==> flow/design.v <==
`timescale 1ns / 1ps
module processor(clk,rst,ld,kernel,o_img_re,o_img_addr,i_img_data,
                 o_out_we,o_out_addr,o_out_data,o_complete);
input clk,rst,ld;
input [143:0] kernel;
output o_img_re;
output [16:0] o_img_addr;
input [7:0] i_img_data;
output o_out_we;
output [15:0] o_out_addr;
output [7:0] o_out_data;
output o_complete;
wire pc_ctrl_sig;
wire [31:0] new_pc,o_pc,o_instr;
wire [36:0] WB_DATA;
wire wb_en;
wire [2:0] o_ctrl_alu;
wire o_bse,o_rd_ctrl,o_en;
wire [5:0] o_funct;
wire [4:0] o_shift_amt;
wire [31:0] o_a,o_b,o_b_ex,o_se,o_aluout_ex,o_mem_data,o_aluout_mem;
wire [4:0] o_rd,o_rd_ex,o_rd_mem;
wire [2:0] o_ctrl_mux,o_ctrl_mux_ex;
wire complete;
assign o_complete = complete;
IF    instruction_fetch(clk,rst,ld,kernel,new_pc,pc_ctrl_sig,o_pc,o_instr,complete);
ID    instruction_decode(clk,rst,ld,wb_en,WB_DATA[36:32],WB_DATA[31:0],o_pc,o_instr,o_ctrl_alu,o_bse,o_funct,o_shift_amt,o_a,o_b,o_se,o_rd,o_ctrl_mux,new_pc,pc_ctrl_sig);
EX    execute(clk,rst,ld,o_ctrl_alu,o_bse,o_funct,o_shift_amt,o_a,o_b,o_se,o_rd,o_ctrl_mux,o_ctrl_mux_ex,o_aluout_ex,o_b_ex,o_rd_ex);
ME    memory (clk,rst,ld,o_ctrl_mux_ex,o_aluout_ex,o_rd_ex,o_img_re,o_img_addr,i_img_data,o_rd_ctrl,o_en,o_mem_data,o_aluout_mem,o_rd_mem);
MW    mem_write(o_ctrl_mux_ex,o_aluout_ex,o_b_ex,complete,o_out_we,o_out_addr,o_out_data);
WB    wirte_back(o_rd_ctrl,o_en,o_mem_data,o_aluout_mem,o_rd_mem,WB_DATA,wb_en);
endmodule
`timescale 1ns / 1ps
module p_c(clk,rst,ld,run,ppc,npc);
input clk,rst,ld,run;
input [31:0] ppc;
output reg [31:0] npc;
always @(posedge clk) begin
        if(rst | ld)
            npc <= 0;
        else if(run)
            npc <= ppc;
end
endmodule
module IRAM(mul_1,mul_2,mul_3,mul_4,mul_5,mul_6,mul_7,mul_8,mul_9,pc,instr);
input [15:0] mul_1,mul_2,mul_3,mul_4,mul_5,mul_6,mul_7,mul_8,mul_9;
input [31:0] pc;
output reg [31:0] instr;
localparam AAD   = 6'b000001,
           AADI  = 6'b000010,
           MULI  = 6'b000011,
           SUBI  = 6'b000100,
           BEQ   = 6'b000101,
           JUMP  = 6'b000110,
           STORE = 6'b000111,
           LOAD  = 6'b001000,
           NOOP  = 6'b001001;
localparam REG_0  = 5'b00000,
           REG_1  = 5'b00001,
           REG_2  = 5'b00010,
           REG_3  = 5'b00011,
           REG_4  = 5'b00100,
           REG_5  = 5'b00101,
           REG_6  = 5'b00110,
           REG_7  = 5'b00111,
           REG_8  = 5'b01000,
           REG_9  = 5'b01001,
           REG_10 = 5'b01010,
           REG_11 = 5'b01011,
           REG_12 = 5'b01100,
           REG_13 = 5'b01101,
           REG_14 = 5'b01110,
           REG_15 = 5'b01111,
           REG_16 = 5'b10000,
           REG_17 = 5'b10001,
           REG_18 = 5'b10010,
           REG_19 = 5'b10011,
           REG_20 = 5'b10100,
           REG_21 = 5'b10101,
           REG_22 = 5'b10110,
           REG_23 = 5'b10111,
           REG_24 = 5'b11000,
           REG_25 = 5'b11001,
           REG_26 = 5'b11010,
           REG_27 = 5'b11011,
           REG_28 = 5'b11100,
           REG_29 = 5'b11101,
           REG_30 = 5'b11110,
           REG_31 = 5'b11111;
always @(*) begin
            instr = {NOOP,REG_0 ,REG_0 ,16'b0000_0000_0000_0000};
            case (pc[31:2])
                0 : instr = {AADI,REG_0,REG_1,16'b0000_0000_0000_0000};      
                1 : instr = {AADI,REG_0,REG_2,16'b0000_0000_0000_0000};      
                2 : instr = {AADI,REG_0,REG_3,16'b0000_0000_0000_0000};      
                3 : instr = {AADI,REG_0,REG_4,16'b0000_0000_0000_0000};      
                4 : instr = {AADI,REG_0,REG_5,16'b0000_0000_0000_0000};      
                5 : instr = {AADI,REG_0,REG_6,16'b0000_0000_0000_0000};      
                6 : instr = {AADI,REG_0,REG_7,16'b0000_0000_0000_0000};      
                7 : instr = {AADI,REG_0,REG_8,16'b0000_0000_0000_0000};      
                8 : instr = {AADI,REG_0,REG_9,16'b0000_0000_0000_0000};      
                9 : instr = {AADI,REG_0,REG_10,16'b0000_0000_0000_0000};      
               10 : instr = {AADI,REG_0,REG_25,16'b0000_0000_0000_0000};      
               11 : instr = {AADI,REG_0,REG_26,16'b0000_0001_0000_0000};      
               12 : instr = {AADI,REG_0,REG_27,16'b0000_0000_0000_0000};      
               13 : instr = {AADI,REG_0,REG_28,16'b0000_0000_0000_0000};      
               14 : instr = {AADI,REG_0,REG_29,16'b0000_0000_0000_0000};      
               15 : instr = {AADI,REG_0,REG_30,16'b0000_0000_0000_0000};      
               16 : instr = {AADI,REG_0,REG_31,16'b0000_0000_0000_0000};      
               17 : instr = {NOOP,REG_0 ,REG_0 ,16'b0000_0000_0000_0000};      
               18 : instr = {NOOP,REG_0 ,REG_0 ,16'b0000_0000_0000_0000};      
               19 : instr = {NOOP,REG_0 ,REG_0 ,16'b0000_0000_0000_0000};      
               20 : instr = {NOOP,REG_0 ,REG_0 ,16'b0000_0000_0000_0000};      
               21 : instr = {NOOP,REG_0 ,REG_0 ,16'b0000_0000_0000_0000};      
               22 : instr = {MULI,REG_30,REG_29,16'b0000_0001_0000_0010};      
               23 : instr = {NOOP,REG_0 ,REG_0 ,16'b0000_0000_0000_0000};      
               24 : instr = {NOOP,REG_0 ,REG_0 ,16'b0000_0000_0000_0000};      
               25 : instr = {NOOP,REG_0 ,REG_0 ,16'b0000_0000_0000_0000};      
               26 : instr = {NOOP,REG_0 ,REG_0 ,16'b0000_0000_0000_0000};      
               27 : instr = {NOOP,REG_0 ,REG_0 ,16'b0000_0000_0000_0000};      
               28 : instr = {AAD ,REG_29,REG_31,REG_29,5'b00000,6'b000000};    
               29 : instr = {NOOP,REG_0 ,REG_0 ,16'b0000_0000_0000_0000};      
               30 : instr = {NOOP,REG_0 ,REG_0 ,16'b0000_0000_0000_0000};      
               31 : instr = {NOOP,REG_0 ,REG_0 ,16'b0000_0000_0000_0000};      
               32 : instr = {NOOP,REG_0 ,REG_0 ,16'b0000_0000_0000_0000};      
               33 : instr = {NOOP,REG_0 ,REG_0 ,16'b0000_0000_0000_0000};      
               34 : instr = {AADI,REG_29,REG_28,16'b0000_0001_0000_0010};      
               35 : instr = {AADI,REG_29,REG_27,16'b0000_0010_0000_0100};      
               36 : instr = {LOAD,REG_29,REG_1,16'b0000_0000_0000_0000};       
               37 : instr = {LOAD,REG_29,REG_2,16'b0000_0000_0000_0001};       
               38 : instr = {LOAD,REG_29,REG_3,16'b0000_0000_0000_0010};       
               39 : instr = {LOAD,REG_28,REG_4,16'b0000_0000_0000_0000};       
               40 : instr = {LOAD,REG_28,REG_5,16'b0000_0000_0000_0001};       
               41 : instr = {LOAD,REG_28,REG_6,16'b0000_0000_0000_0010};       
               42 : instr = {LOAD,REG_27,REG_7,16'b0000_0000_0000_0000};       
               43 : instr = {LOAD,REG_27,REG_8,16'b0000_0000_0000_0001};       
               44 : instr = {LOAD,REG_27,REG_9,16'b0000_0000_0000_0010};       
               45 : instr = {MULI,REG_1 ,REG_1,mul_1};                         
               46 : instr = {MULI,REG_2 ,REG_2,mul_2};                         
               47 : instr = {MULI,REG_3 ,REG_3,mul_3};                         
               48 : instr = {MULI,REG_4 ,REG_4,mul_4};                         
               49 : instr = {MULI,REG_5 ,REG_5,mul_5};                         
               50 : instr = {MULI,REG_6 ,REG_6,mul_6};                         
               51 : instr = {MULI,REG_7 ,REG_7,mul_7};                         
               52 : instr = {MULI,REG_8 ,REG_8,mul_8};                         
               53 : instr = {MULI,REG_9 ,REG_9,mul_9};                         
               54 : instr = {AAD ,REG_1 ,REG_2 ,REG_2 ,5'b00000,6'b000000};    
               55 : instr = {AAD ,REG_3 ,REG_4 ,REG_4 ,5'b00000,6'b000000};    
               56 : instr = {AAD ,REG_5 ,REG_6 ,REG_6 ,5'b00000,6'b000000};    
               57 : instr = {AAD ,REG_7 ,REG_8 ,REG_8 ,5'b00000,6'b000000};    
               58 : instr = {NOOP,REG_0 ,REG_0 ,16'b0000_0000_0000_0000};      
               59 : instr = {AAD ,REG_2 ,REG_9 ,REG_2 ,5'b00000,6'b000000};    
               60 : instr = {AAD ,REG_4 ,REG_6 ,REG_4 ,5'b00000,6'b000000};    
               61 : instr = {NOOP,REG_0 ,REG_0 ,16'b0000_0000_0000_0000};      
               62 : instr = {NOOP,REG_0 ,REG_0 ,16'b0000_0000_0000_0000};      
               63 : instr = {NOOP,REG_0 ,REG_0 ,16'b0000_0000_0000_0000};      
               64 : instr = {AAD ,REG_2 ,REG_8 ,REG_2 ,5'b00000,6'b000000};    
               65 : instr = {NOOP,REG_0 ,REG_0 ,16'b0000_0000_0000_0000};      
               66 : instr = {NOOP,REG_0 ,REG_0 ,16'b0000_0000_0000_0000};      
               67 : instr = {NOOP,REG_0 ,REG_0 ,16'b0000_0000_0000_0000};      
               68 : instr = {NOOP,REG_0 ,REG_0 ,16'b0000_0000_0000_0000};      
               69 : instr = {AAD ,REG_4 ,REG_2 ,REG_10 ,5'b00000,6'b000000};    
               70 : instr = {AADI ,REG_31 ,REG_31,16'b0000_0000_0000_0001};    
               71 : instr = {NOOP,REG_0 ,REG_0 ,16'b0000_0000_0000_0000};      
               72 : instr = {NOOP,REG_0 ,REG_0 ,16'b0000_0000_0000_0000};      
               73 : instr = {NOOP,REG_0 ,REG_0 ,16'b0000_0000_0000_0000};      
               74 : instr = {STORE,REG_25,REG_10 ,16'b0000_0000_0000_0000};    
               75 : instr = {AADI ,REG_25 ,REG_25,16'b0000_0000_0000_0001};    
               76 : instr = {BEQ  ,REG_31 ,REG_26,16'b0000_0000_0000_0011};    
               77 : instr = {NOOP,REG_0 ,REG_0 ,16'b0000_0000_0000_0000};      
               78 : instr = {NOOP,REG_0 ,REG_0 ,16'b0000_0000_0000_0000};      
               79 : instr = {JUMP , 26'b00_0000_0000_0000_0000_0001_0101};  
               80 : instr = {NOOP,REG_0 ,REG_0 ,16'b0000_0000_0000_0000};      
               81 : instr = {AADI ,REG_0 ,REG_31 ,16'b0000_0000_0000_0000};    
               82 : instr = {AADI ,REG_30 ,REG_30,16'b0000_0000_0000_0001};    
               83 : instr = {NOOP,REG_0 ,REG_0 ,16'b0000_0000_0000_0000};      
               84 : instr = {NOOP,REG_0 ,REG_0 ,16'b0000_0000_0000_0000};      
               85 : instr = {NOOP,REG_0 ,REG_0 ,16'b0000_0000_0000_0000};      
               86 : instr = {NOOP,REG_0 ,REG_0 ,16'b0000_0000_0000_0000};      
               87 : instr = {BEQ  ,REG_30 ,REG_26,16'b0000_0000_0000_0011};    
               88 : instr = {NOOP,REG_0 ,REG_0 ,16'b0000_0000_0000_0000};      
               89 : instr = {JUMP , 26'b00_0000_0000_0000_0000_0001_0101};  
               90 : instr = {NOOP,REG_0 ,REG_0 ,16'b0000_0000_0000_0000};      
               91 : instr = {NOOP,REG_0 ,REG_0 ,16'b0000_0000_0000_0000};      
               default : instr = {NOOP,REG_0 ,REG_0 ,16'b0000_0000_0000_0000};
            endcase
end
endmodule
module inc_pc(ppc,npc);
input  [31:0] ppc;
output [31:0] npc;
assign npc = ppc + 4;
endmodule
module if_mux(c_sig,inc_pc,jump_addr,pc);
input c_sig;
input [31:0] inc_pc;
input [31:0] jump_addr;
output reg [31:0] pc;
always @(*) begin
       case(c_sig)
             0 : pc = inc_pc;
             1 : pc = jump_addr;
             default : pc = inc_pc;
       endcase
end
endmodule
module IF(clk,rst,ld,kernel,new_pc,pc_ctrl_sig,o_pc,o_instr,comp);
input clk,rst,ld;
input [143:0] kernel;
input [31:0] new_pc;
input pc_ctrl_sig;
output reg [31:0] o_pc,o_instr;
output comp;
localparam NOOP_INSTR = {6'b001001,26'b0};
wire [31:0] ppc,npc,incre_pc;
wire [31:0] instr;
reg complete;
reg run;
reg [15:0] k1,k2,k3,k4,k5,k6,k7,k8,k9;
assign comp = complete;
always @(posedge clk) begin
      if(ld) begin
          k1 <= kernel[15:0];
          k2 <= kernel[31:16];
          k3 <= kernel[47:32];
          k4 <= kernel[63:48];
          k5 <= kernel[79:64];
          k6 <= kernel[95:80];
          k7 <= kernel[111:96];
          k8 <= kernel[127:112];
          k9 <= kernel[143:128];
      end
end
wire at_end = (npc[31:2] == 92);
always @(posedge clk) begin
      if(rst) begin
          run <= 0;
          complete <= 0;
      end
      else if(ld) begin
          run <= 1;
          complete <= 0;
      end
      else if(run & at_end) begin
          run <= 0;
          complete <= 1;
      end
end
p_c    pc(clk,rst,ld,run & ~at_end,ppc,npc);
IRAM   iram(k1,k2,k3,k4,k5,k6,k7,k8,k9,npc,instr);
inc_pc increment_pc(npc,incre_pc);
if_mux IF_mucx(pc_ctrl_sig,incre_pc,new_pc,ppc);
always @(posedge clk) begin
      if(rst | ld) begin
          o_pc <= 0;
          o_instr <= NOOP_INSTR;
      end
      else begin
          o_pc <= incre_pc;
          o_instr <= (run & ~at_end) ? instr : NOOP_INSTR;
      end
end
endmodule
`timescale 1ns / 1ps
module control_unit(opcode,c_sig);
input [5:0] opcode;
output reg [10:0]c_sig;
always @(*) begin
       case(opcode)
           1 : c_sig = 11'b0_0_0_0_0_000_0_0_1;  
           2 : c_sig = 11'b0_1_0_0_1_001_0_0_1;  
           3 : c_sig = 11'b0_1_0_0_1_010_0_0_1;  
           4 : c_sig = 11'b0_1_0_0_1_011_0_0_1;  
           5 : c_sig = 11'b1_0_1_0_0_111_0_0_0;  
           6 : c_sig = 11'b1_0_0_1_0_111_0_0_0;  
           7 : c_sig = 11'b0_1_0_0_1_001_0_1_0;  
           8 : c_sig = 11'b0_1_0_0_1_001_1_0_1;  
           default : c_sig = 11'b0_0_0_0_0_111_0_0_0;  
       endcase
end
endmodule
module sign_extend(in_1,out);
input [15:0] in_1;
output reg [31:0] out;
wire s_bit = in_1[15];
always @(*) begin
       out = {s_bit,{16{1'b0}},in_1[14:0]};
end
endmodule
module branch_npc_add(in_1,in_2,out);
input [31:0] in_1,in_2;
output reg [31:0] out;
always @(*) begin
     if(in_1[31] == in_2[31]) begin
           out[30:0] =   in_1[30:0] + in_2[30:0];
           out[31] = in_1[31];
     end
     else begin
          if(in_1[30:0] > in_2[30:0]) begin
                out[30:0] =   in_1[30:0] - in_2[30:0];
                out[31] = in_1[31];
          end
          else begin
                out[30:0] =   in_2[30:0] - in_1[30:0];
                out[31] = in_2[31];
          end
     end
end
endmodule
module regbank(clk,rs,rt,we,rd,i_data,a,b,comp_sig);
input clk;
input [4:0] rs,rt,rd;
input we;
input [31:0] i_data;
output reg [31:0] a,b;
output comp_sig;
reg [31:0] regs [0:31];
function exists;
input [4:0] n;
begin
      exists = (n >= 1 && n <= 10) || (n >= 25);
end
endfunction
always @(posedge clk) begin
      if(we && exists(rd))
            regs[rd] <= i_data;
end
always @(*) begin
      if(!exists(rs))
            a = 0;
      else if(we && rd == rs)
            a = i_data;
      else
            a = regs[rs];
      if(!exists(rt))
            b = 0;
      else if(we && rd == rt)
            b = i_data;
      else
            b = regs[rt];
end
assign comp_sig = (a == b);
endmodule
module ID(clk,rst,ld,i_we,i_rd,wb,i_pc,i_instr,o_ctrl_alu,o_bse,o_funct,o_shift_amt,o_a,o_b,o_se,o_rd,o_ctrl_mux,new_pc,pc_ctrl_sig);
input clk,rst,ld;
input i_we;
input [4:0]  i_rd;
input [31:0] wb;
input [31:0] i_pc,i_instr;
output reg [2:0] o_ctrl_alu;
output reg o_bse;
output reg [5:0] o_funct;
output reg [4:0] o_shift_amt;
output reg [31:0] o_a,o_b,o_se;
output reg [4:0] o_rd;
output reg [2:0] o_ctrl_mux;
output [31:0] new_pc;
output pc_ctrl_sig;
wire [10:0] c_sig;
wire [31:0] a,b,se,npc_se,npc_branch;
wire [4:0] rd;
wire comp_sig;
control_unit      cu(i_instr[31:26],c_sig);
regbank           reg_bank(clk,i_instr[25:21],i_instr[20:16],i_we,i_rd,wb,a,b,comp_sig);
sign_extend       sig_ext(i_instr[15:0],se);
assign rd = c_sig[9] ?  i_instr[20:16] : i_instr[15:11];
branch_npc_add bna({i_instr[15],{14{1'b0}},i_instr[14:0],2'b00},i_pc[31:0],npc_se);
assign npc_branch = (c_sig[8]&comp_sig) ? npc_se : i_pc[31:0];
assign new_pc = c_sig[7] ? {i_pc[31:28],i_instr[25:0],2'b00} : npc_branch;
assign pc_ctrl_sig = c_sig[10];
always @(posedge clk) begin
    o_ctrl_alu <= c_sig[5:3];
    o_bse <= c_sig[6];
    o_funct <= i_instr[5:0];
    o_shift_amt <= i_instr[10:6];
    o_a <= a;
    o_b <= b;
    o_se <= se;
    o_rd <= rd;
    if(rst | ld)
        o_ctrl_mux <= 3'b000;
    else
        o_ctrl_mux <= {c_sig[2],c_sig[1],c_sig[0]};
end
endmodule
`timescale 1ns / 1ps
module ctrl_alu(c_sig,i_func,i_shift_amt,func,shift_amt);
input [2:0]c_sig;
input [5:0] i_func;
input [4:0] i_shift_amt;
output reg [5:0] func;
output reg [4:0] shift_amt;
always @(*) begin
     shift_amt = i_shift_amt;
     case(c_sig)
          0 : func = i_func;       
          1 : func = 6'b0;         
          2 : func = 6'b000011;    
          3 : func = 6'b000001;    
          default : func = 6'b0;
     endcase
end
endmodule
module alu(func,shiftamt,a,b,o_data);
input [5:0] func;
input [4:0] shiftamt;
input [31:0] a,b;
output reg [31:0] o_data;
always @(*) begin
              o_data = 0;
              case(func)
                   0 : begin
                        if(a[31] == b[31]) begin
                             o_data[30:0] =   a[30:0] + b[30:0];
                             o_data[31] = a[31];
                        end
                       else begin
                            if(a[30:0] > b[30:0]) begin
                                  o_data[30:0] =   a[30:0] - b[30:0];
                                  o_data[31] =     a[31];
                            end
                       else begin
                                  o_data[30:0] =   b[30:0] - a[30:0];
                                  o_data[31] = b[31];
                       end
                  end
                   end
                   1 : o_data = a - b;
                   3 : begin
                         o_data[31]  = a[31]^b[31];
                         o_data[30:0]= a[30:0] * b[30:0];
                   end
                   4 : o_data = b >> shiftamt;
                   5 : o_data = b << shiftamt;
                   6 : o_data = a >> shiftamt;
                   7 : o_data = a << shiftamt;
                   default : o_data = 0;
              endcase
end
endmodule
module EX(clk,rst,ld,i_c_sig,i_bse,i_funct,i_shift_amt,i_a,i_b,i_se,i_rd,i_ctrl_mux,o_ctrl_mux,o_aluout,o_b,o_rd);
input clk,rst,ld;
input [2:0] i_c_sig;
input i_bse;
input [5:0] i_funct;
input [4:0] i_shift_amt;
input [31:0] i_a,i_b,i_se;
input [4:0] i_rd;
input [2:0] i_ctrl_mux;
output reg [2:0]  o_ctrl_mux;
output reg [31:0] o_aluout,o_b;
output reg [4:0]  o_rd;
wire [5:0] func;
wire [4:0] shift_amt;
wire [31:0] b_se,aluout;
ctrl_alu control_alu(i_c_sig,i_funct,i_shift_amt,func,shift_amt);
alu      ALU(func,shift_amt,i_a,b_se,aluout);
assign b_se = i_bse ? i_se : i_b;
always @(posedge clk) begin
      o_aluout   <= aluout;
      o_b        <= i_b;
      o_rd       <= i_rd;
      if(rst | ld)
            o_ctrl_mux <= 3'b000;
      else
            o_ctrl_mux <= i_ctrl_mux;
end
endmodule
`timescale 1ns / 1ps
module ME(clk,rst,ld,i_ctrl_mux_ex,i_aluout_ex,i_rd_ex,o_img_re,o_img_addr,i_img_data,o_rd_ctrl,o_en,o_mem_data,o_aluout_mem,o_rd_mem);
input clk,rst,ld;
input [2:0]  i_ctrl_mux_ex;
input [31:0] i_aluout_ex;
input [4:0]  i_rd_ex;
output o_img_re;
output [16:0] o_img_addr;
input [7:0] i_img_data;
output reg o_rd_ctrl,o_en;
output reg [31:0] o_mem_data,o_aluout_mem;
output reg [4:0] o_rd_mem;
assign o_img_re   = (i_ctrl_mux_ex[2:1] == 2);
assign o_img_addr = i_aluout_ex[16:0];
always @(posedge clk) begin
       o_rd_ctrl <= i_ctrl_mux_ex[2];
       if(rst | ld)
             o_en <= 1'b0;
       else
             o_en <= i_ctrl_mux_ex[0];
       o_mem_data <= {24'b0,i_img_data};
       o_aluout_mem <= i_aluout_ex;
       o_rd_mem <= i_rd_ex;
end
endmodule
module MW(i_ctrl_mux_ex,i_aluout_ex,i_b_ex,complete,o_we,o_addr,o_data);
input [2:0]  i_ctrl_mux_ex;
input [31:0] i_aluout_ex,i_b_ex;
input complete;
output o_we;
output [15:0] o_addr;
output reg [7:0] o_data;
assign o_we   = (i_ctrl_mux_ex[2:1] == 1) & ~complete;
assign o_addr = i_aluout_ex[15:0];
always @(*) begin
          if(i_b_ex[31] == 1)
              o_data = 8'b00000000;
          else if(i_b_ex >= 255)
              o_data = 8'b11111111;
          else
              o_data = i_b_ex[7:0];
end
endmodule
`timescale 1ns / 1ps
module WB(i_rd_ctrl,i_en,i_mem_data,i_aluout_mem,i_rd_mem,WB_DATA,o_we);
input i_rd_ctrl,i_en;
input [31:0] i_mem_data,i_aluout_mem;
input [4:0] i_rd_mem;
output [36:0] WB_DATA;
output o_we;
wire [31:0] data = i_rd_ctrl ? i_mem_data : i_aluout_mem;
assign WB_DATA = {i_rd_mem,data};
assign o_we = i_en;
endmodule
* Step by step through the tools: processor
Tool output for the design above, in the order of the flow.
Line numbers count from 1 in the design file above.
Operators: Yosys type, input widths -> output width; for muxes data width and select width s.
Cell names lack the library's common part.
Not given: --
- Design top :: processor
- Clock input :: clk
- Standard-cell library :: sky130hd
- Timing corner :: tt_025C_1v80

* Elaborated design
Source: Yosys, flattened and elaborated, memories not mapped. Widths are those after wreduce. Print and check cells do not count. Equal cells are merged and count once.
Memory sizes are those after Yosys's memory passes, which may raise the word count (mostly to a power of two), join words into wider ones and drop unused or constant bits.
- Equal/unequal tests :: 71
- Reduce/logical cells :: 19
- $mul :: 1
- Shift-type cells :: 4
- Order comparisons :: 12
- Bitwise operators :: 11
- Add/subtract/negate cells :: 8
- Multiplexer cells :: 33
** Operators with widths (number)
- $pmux 30 s54 :: 1
- $mul 31x31->31 :: 1
- $eq 30x6->1 const B :: 26
- $eq 30x7->1 const B :: 12
- $mux 32 :: 9
- $eq 30x4->1 const B :: 8
- $pmux 31 s7 :: 1
- $mux 31 :: 4
- $eq 30x3->1 const B :: 4
- $eq 30x5->1 const B :: 3
- $shl 32x5->32 :: 2
- $shr 32x5->32 :: 2
- $pmux 32 s2 :: 1
- $sub 31x31->31 :: 2
- $eq 30x2->1 const B :: 2
- $add 32x3->32 const B :: 1
- $sub 32x32->32 :: 1
- $eq 32x32->1 :: 1
- $ge 32x8->1 const B :: 1
- $add 17x31->31 :: 1
- $sub 17x31->31 :: 1
- $gt 17x31->1 :: 1
- $sub 31x17->31 :: 1
- $add 31x31->31 :: 1
- $gt 31x31->1 :: 1
- $eq 30x1->1 const B :: 1
- $logic_not 30->1 :: 1
- $eq 6x3->1 const B :: 4
Other operator kinds: 28; their cells: 65.
- Bits in read-only memories :: 176
- Memories kept :: 2
- Clocked read ports x word width :: 75
- Bits of input ports :: 155
- Elaborated cells :: 193
- Memory bits (writable) :: 1024
- Output and inout bits :: 44
- Register bits after elaboration :: 464
** Memory list
- instruction_decode.reg_bank.regs :: words 32, width 32, rd ports 2, wr ports 1, RTL line 317 : reg [31:0] regs [0:31];
- (no name shown) :: words 16, width 11, rd ports 1, wr ports 0, RTL line 269 : case(opcode)

* Logic depth
Longest topological path by Yosys (ltp), each cell counted once; first at word level (registers and memories cut), then after technology mapping (sequential cells cut; the memories' decode and read muxes count).
- Depth in word-level cells :: 9
- ABC_AREA :: 0
- Mapped depth :: 30
- Mapped depth without buffers :: 27

* Mapped cells and area
Yosys stat after the flow's synthesis: flattened, memories mapped to cells. It holds for the ABC_AREA given above (unset counts as 0); a run with the other value may have another netlist.
** Cell types
- edfxtp_1 :: number 1144, total area 3.44E+04 um^2
- mux4_2 :: number 457, total area 1.03E+04 um^2
- fa_1 :: number 385, total area 7.71E+03 um^2
- dfxtp_1 :: number 313, total area 6266.01 um^2
- mux2i_1 :: number 366, total area 3.66E+03 um^2
- ha_1 :: number 262, total area 3.28E+03 um^2
- nor2_1 :: number 591, total area 2.22E+03 um^2
- nand2_1 :: number 546, total area 2.05E+03 um^2
- inv_1 :: number 492, total area 1.85E+03 um^2
- a21oi_1 :: number 286, total area 1.43E+03 um^2
- xnor2_1 :: number 161, total area 1.41E+03 um^2
- o21ai_0 :: number 233, total area 1.17E+03 um^2
- clkbuf_1 :: number 291, total area 1.09E+03 um^2
- a22oi_1 :: number 103, total area 773.242 um^2
- o22ai_1 :: number 98, total area 613.088 um^2
- nor2b_1 :: number 97, total area 606.832 um^2
- buf_4 :: number 74, total area 555.533 um^2
- nor3_1 :: number 106, total area 530.509 um^2
Not listed: further types 84, cells in them 1274.
- Buffer cells :: 507
- Chip area (Yosys) :: 89285.6 um^2
- Mapped cells :: 7279
- Sequential part of the area :: 40619.0 um^2
- Flip-flop cells :: 1457
The figures by module come from a second, unflattened synthesis with its own total; it is not the netlist above.
- Cells (unflattened synthesis) :: 7813
- Area (unflattened synthesis) :: 95689.3 um^2
Each row is one instance without its submodules.
** Modules
- regbank :: area 47789.6 um^2, sequential area 30749.5 um^2, cells 2539, instances 1
- alu :: area 23545.1 um^2, sequential area 0.0 um^2, cells 2963, instances 1
- IF :: area 6238.5 um^2, sequential area 5645.4 um^2, cells 300, instances 1
- branch_npc_add :: area 5084.9 um^2, sequential area 0.0 um^2, cells 762, instances 1
- ID :: area 3453.3 um^2, sequential area 2382.3 um^2, cells 263, instances 1
- IRAM :: area 2537.4 um^2, sequential area 0.0 um^2, cells 393, instances 1
- EX :: area 2008.2 um^2, sequential area 1441.4 um^2, cells 111, instances 1
- ME :: area 1271.2 um^2, sequential area 940.9 um^2, cells 91, instances 1
- p_c :: area 1156.1 um^2, sequential area 640.6 um^2, cells 105, instances 1
- WB :: area 589.3 um^2, sequential area 0.0 um^2, cells 42, instances 1
- inc_pc :: area 580.6 um^2, sequential area 0.0 um^2, cells 83, instances 1
- if_mux :: area 544.3 um^2, sequential area 0.0 um^2, cells 36, instances 1
- MW :: area 305.3 um^2, sequential area 0.0 um^2, cells 45, instances 1
- control_unit :: area 245.2 um^2, sequential area 0.0 um^2, cells 32, instances 1
Modules not listed: 3.

* Path before layout
OpenSTA on the mapped netlist: ideal clock, no wires. The path of least setup slack (recovery checks aside). Input and output delay are each 20% of the period. Register names are those of the netlist, which keeps one name where synthesis merged equal registers.
- Path kind :: register to register
- From :: register instruction_decode.o_bse
- To :: register execute.o_aluout[30]
- Driving pins on the path :: 30
- Launch time at the first pin :: 0.000 ns
- Period :: 11.0 ns
- Library setup time :: 0.141 ns
- Delay of the path :: 7.798 ns
- Path slack :: 3.202 ns
- Path buffers :: 3
- Data required time :: 10.859 ns
- Arrival :: 7.657 ns
- Period reached after synthesis :: 7.798 ns
"delay of the path" is the arrival time less input delay plus setup time.
"driving pins on the path": output pins that drive a net of the path, with the launching flip-flop's if there is one; two outputs of one cell count as two.
"period reached after synthesis" = period - worst setup slack (recovery checks aside). The figure is calculated, with input and output delays left at 20% of the set period.
Between the ends stands the longest chain of elaborated cells between them, by number of cells; it is not shown to be the way that was timed. Of several equally long chains one is given.
A line is the first line of the expression or statement that the cell stems from. Yosys adds cells for indexed reads and writes and turns some case tables into memories.
- Path through :: dfxtp_1 buf_1 mux2_2 clkbuf_1 buf_1 ha_1 inv_1 fa_1 inv_1 fa_1 fa_1 inv_1 fa_1 inv_1 fa_1 inv_1 fa_1 inv_1 fa_1 fa_1 ha_1 a21o_1 a21o_1 a21oi_1 nor3b_1 a211oi_1 nand2b_1 a221oi_1 xnor2_1 o221ai_1
- Cells in the longest elaborated chain :: 5
- Elaborated cells between the ends (all ways) :: 13
- RTL lines with such cells :: 11
- Classes of those cells :: add/sub (4); mul (1); compare (1); eq/ne (1); shift (2); mux (4)
** RTL lines, path post-synthesis
- from (decl) :: RTL line 351 : output reg o_bse;
- from (assign) :: RTL line 373 : o_bse <= c_sig[6];
- $mux 32 :: RTL line 458 : assign b_se = i_bse ? i_se : i_b;
- $sub 31x31->31 :: RTL line 423 : o_data[30:0] =   b[30:0] - a[30:0];
- $mux 31 :: RTL line 418 : if(a[30:0] > b[30:0]) begin
- $mux 31 :: RTL line 413 : if(a[31] == b[31]) begin
- $pmux 31 s7 :: RTL line 411 : case(func)
- to (assign) :: RTL line 460 : o_aluout   <= aluout;
- to (decl) :: RTL line 451 : output reg [31:0] o_aluout,o_b;

* Timing after layout
From the final timing report of flow run A: the path of least setup slack in the routed layout; clock arrival at registers is part of the times.
- Path kind :: register to register
- From :: register instruction_decode.o_bse
- To :: register execute.o_aluout[30]
- Driving pins on the path :: 26
- Library setup time :: 0.17 ns
- Arrival :: 8.36 ns
- Path buffers :: 1
- Path slack :: 1.44 ns
- Launch time at the first pin :: 0.80 ns
- Data required time :: 9.80 ns
- Period :: 9.18 ns
Between the ends stands the longest chain of elaborated cells between them, by number of cells; it is not shown to be the way that was timed. Of several equally long chains one is given.
- Path through :: dfxtp_4 buf_8 mux2_4 ha_1 inv_1 fa_1 fa_1 inv_1 fa_1 inv_1 fa_1 inv_1 fa_1 fa_1 fa_1 fa_1 ha_1 a21o_1 a21o_1 a21oi_1 nor3b_4 a211oi_4 nand2b_1 a221oi_2 xnor2_1 o221ai_1
- Cells in the longest elaborated chain :: 5
- Elaborated cells between the ends (all ways) :: 13
- RTL lines with such cells :: 11
- Classes of those cells :: add/sub (4); mul (1); compare (1); eq/ne (1); shift (2); mux (4)
** RTL lines, path post-layout
- from (decl) :: RTL line 351 : output reg o_bse;
- from (assign) :: RTL line 373 : o_bse <= c_sig[6];
- $mux 32 :: RTL line 458 : assign b_se = i_bse ? i_se : i_b;
- $sub 31x31->31 :: RTL line 423 : o_data[30:0] =   b[30:0] - a[30:0];
- $mux 31 :: RTL line 418 : if(a[30:0] > b[30:0]) begin
- $mux 31 :: RTL line 413 : if(a[31] == b[31]) begin
- $pmux 31 s7 :: RTL line 411 : case(func)
- to (assign) :: RTL line 460 : o_aluout   <= aluout;
- to (decl) :: RTL line 451 : output reg [31:0] o_aluout,o_b;

Subject: processor on sky130hd, stored results

Hello all,

Flow measurements of processor on sky130hd: 5 stored runs with different settings, listed in no order. Input and output delays are each 20% of the period that was set; the output load is 0.01 pF.
"clock period achieved": clock period set for the run, less the worst setup slack. It is reckoned from that one timing run; input and output delays stay at 20% of the period that was set.
By "total power after layout" is meant OpenSTA's value without simulated activity: inputs other than the clock are taken to toggle once in ten clock periods, and the tool carries that through the logic.

** Flow run A
- Settings :: CORE_UTILIZATION=40; SETUP_SLACK_MARGIN=1.22; period_ns=9.18; CAP_MARGIN=20; CORE_MARGIN=2; SLEW_MARGIN=20
- Total power after layout :: 15,262 uW
- Total negative slack :: 0.000 ns
- Die footprint :: 227,009.0 um^2
- Lowest hold slack :: 0.322 ns
- Worst setup slack after layout :: 1.439 ns
- Clock period achieved :: 7.741 ns
- Area of the standard cells in the finished layout :: 102,254.0 um^2
- Post-synthesis cell area :: 89,285.6 um^2

** Flow run B
- Settings :: CAP_MARGIN=0; CELL_PAD_IN_SITES_GLOBAL_PLACEMENT=1; CORE_UTILIZATION=39; CTS_CLUSTER_DIAMETER=310; CTS_CLUSTER_SIZE=14; GPL_ROUTABILITY_DRIVEN=0; GPL_TIMING_DRIVEN=0; HOLD_SLACK_MARGIN=0.28; MAX_ROUTING_LAYER=met5; TNS_END_PERCENT=25; period_ns=5.21; CORE_MARGIN=2; SLEW_MARGIN=20
- Total power after layout :: 23,874 uW
- Total negative slack :: -49.304 ns
- Die footprint :: 232,782.0 um^2
- Lowest hold slack :: 0.315 ns
- Worst setup slack after layout :: -2.559 ns
- Clock period achieved :: 7.769 ns
- Area of the standard cells in the finished layout :: 106,433.0 um^2
- Post-synthesis cell area :: 89,285.6 um^2

** Flow run C
- Settings :: ABC_AREA=1; CAP_MARGIN=15; CELL_PAD_IN_SITES_DETAIL_PLACEMENT=2; CELL_PAD_IN_SITES_GLOBAL_PLACEMENT=3; CORE_UTILIZATION=30; GPL_TIMING_DRIVEN=0; MAX_ROUTING_LAYER=met5; MIN_ROUTING_LAYER=met1; SETUP_SLACK_MARGIN=0.99; SLEW_MARGIN=40; TNS_END_PERCENT=80; period_ns=11.0; CORE_MARGIN=2
- Total power after layout :: 14,047 uW
- Total negative slack :: 0.000 ns
- Die footprint :: 328,994.0 um^2
- Lowest hold slack :: 0.325 ns
- Worst setup slack after layout :: 1.240 ns
- Clock period achieved :: 9.760 ns
- Area of the standard cells in the finished layout :: 117,513.0 um^2
- Post-synthesis cell area :: 97,325.8 um^2

** Flow run D
- Settings :: ABC_AREA=1; CAP_MARGIN=40; CELL_PAD_IN_SITES_DETAIL_PLACEMENT=2; CELL_PAD_IN_SITES_GLOBAL_PLACEMENT=3; CORE_UTILIZATION=30; MAX_ROUTING_LAYER=met5; MIN_ROUTING_LAYER=met1; SLEW_MARGIN=40; TNS_END_PERCENT=80; period_ns=11.0; CORE_MARGIN=2
- Total power after layout :: 14,057 uW
- Total negative slack :: 0.000 ns
- Die footprint :: 328,994.0 um^2
- Lowest hold slack :: 0.325 ns
- Worst setup slack after layout :: 1.757 ns
- Clock period achieved :: 9.243 ns
- Area of the standard cells in the finished layout :: 112,206.0 um^2
- Post-synthesis cell area :: 97,325.8 um^2

** Flow run E
- Settings :: CELL_PAD_IN_SITES_DETAIL_PLACEMENT=0; CELL_PAD_IN_SITES_GLOBAL_PLACEMENT=1; CORE_MARGIN=6; CORE_UTILIZATION=50; CTS_CLUSTER_SIZE=46; PLACE_DENSITY_LB_ADDON=0.27; SLEW_MARGIN=35; period_ns=11.1; CAP_MARGIN=20
- Total power after layout :: 12,178 uW
- Total negative slack :: 0.000 ns
- Die footprint :: 188,855.0 um^2
- Lowest hold slack :: 0.328 ns
- Worst setup slack after layout :: 2.377 ns
- Clock period achieved :: 8.723 ns
- Area of the standard cells in the finished layout :: 100,429.0 um^2
- Post-synthesis cell area :: 89,285.6 um^2

Thanks
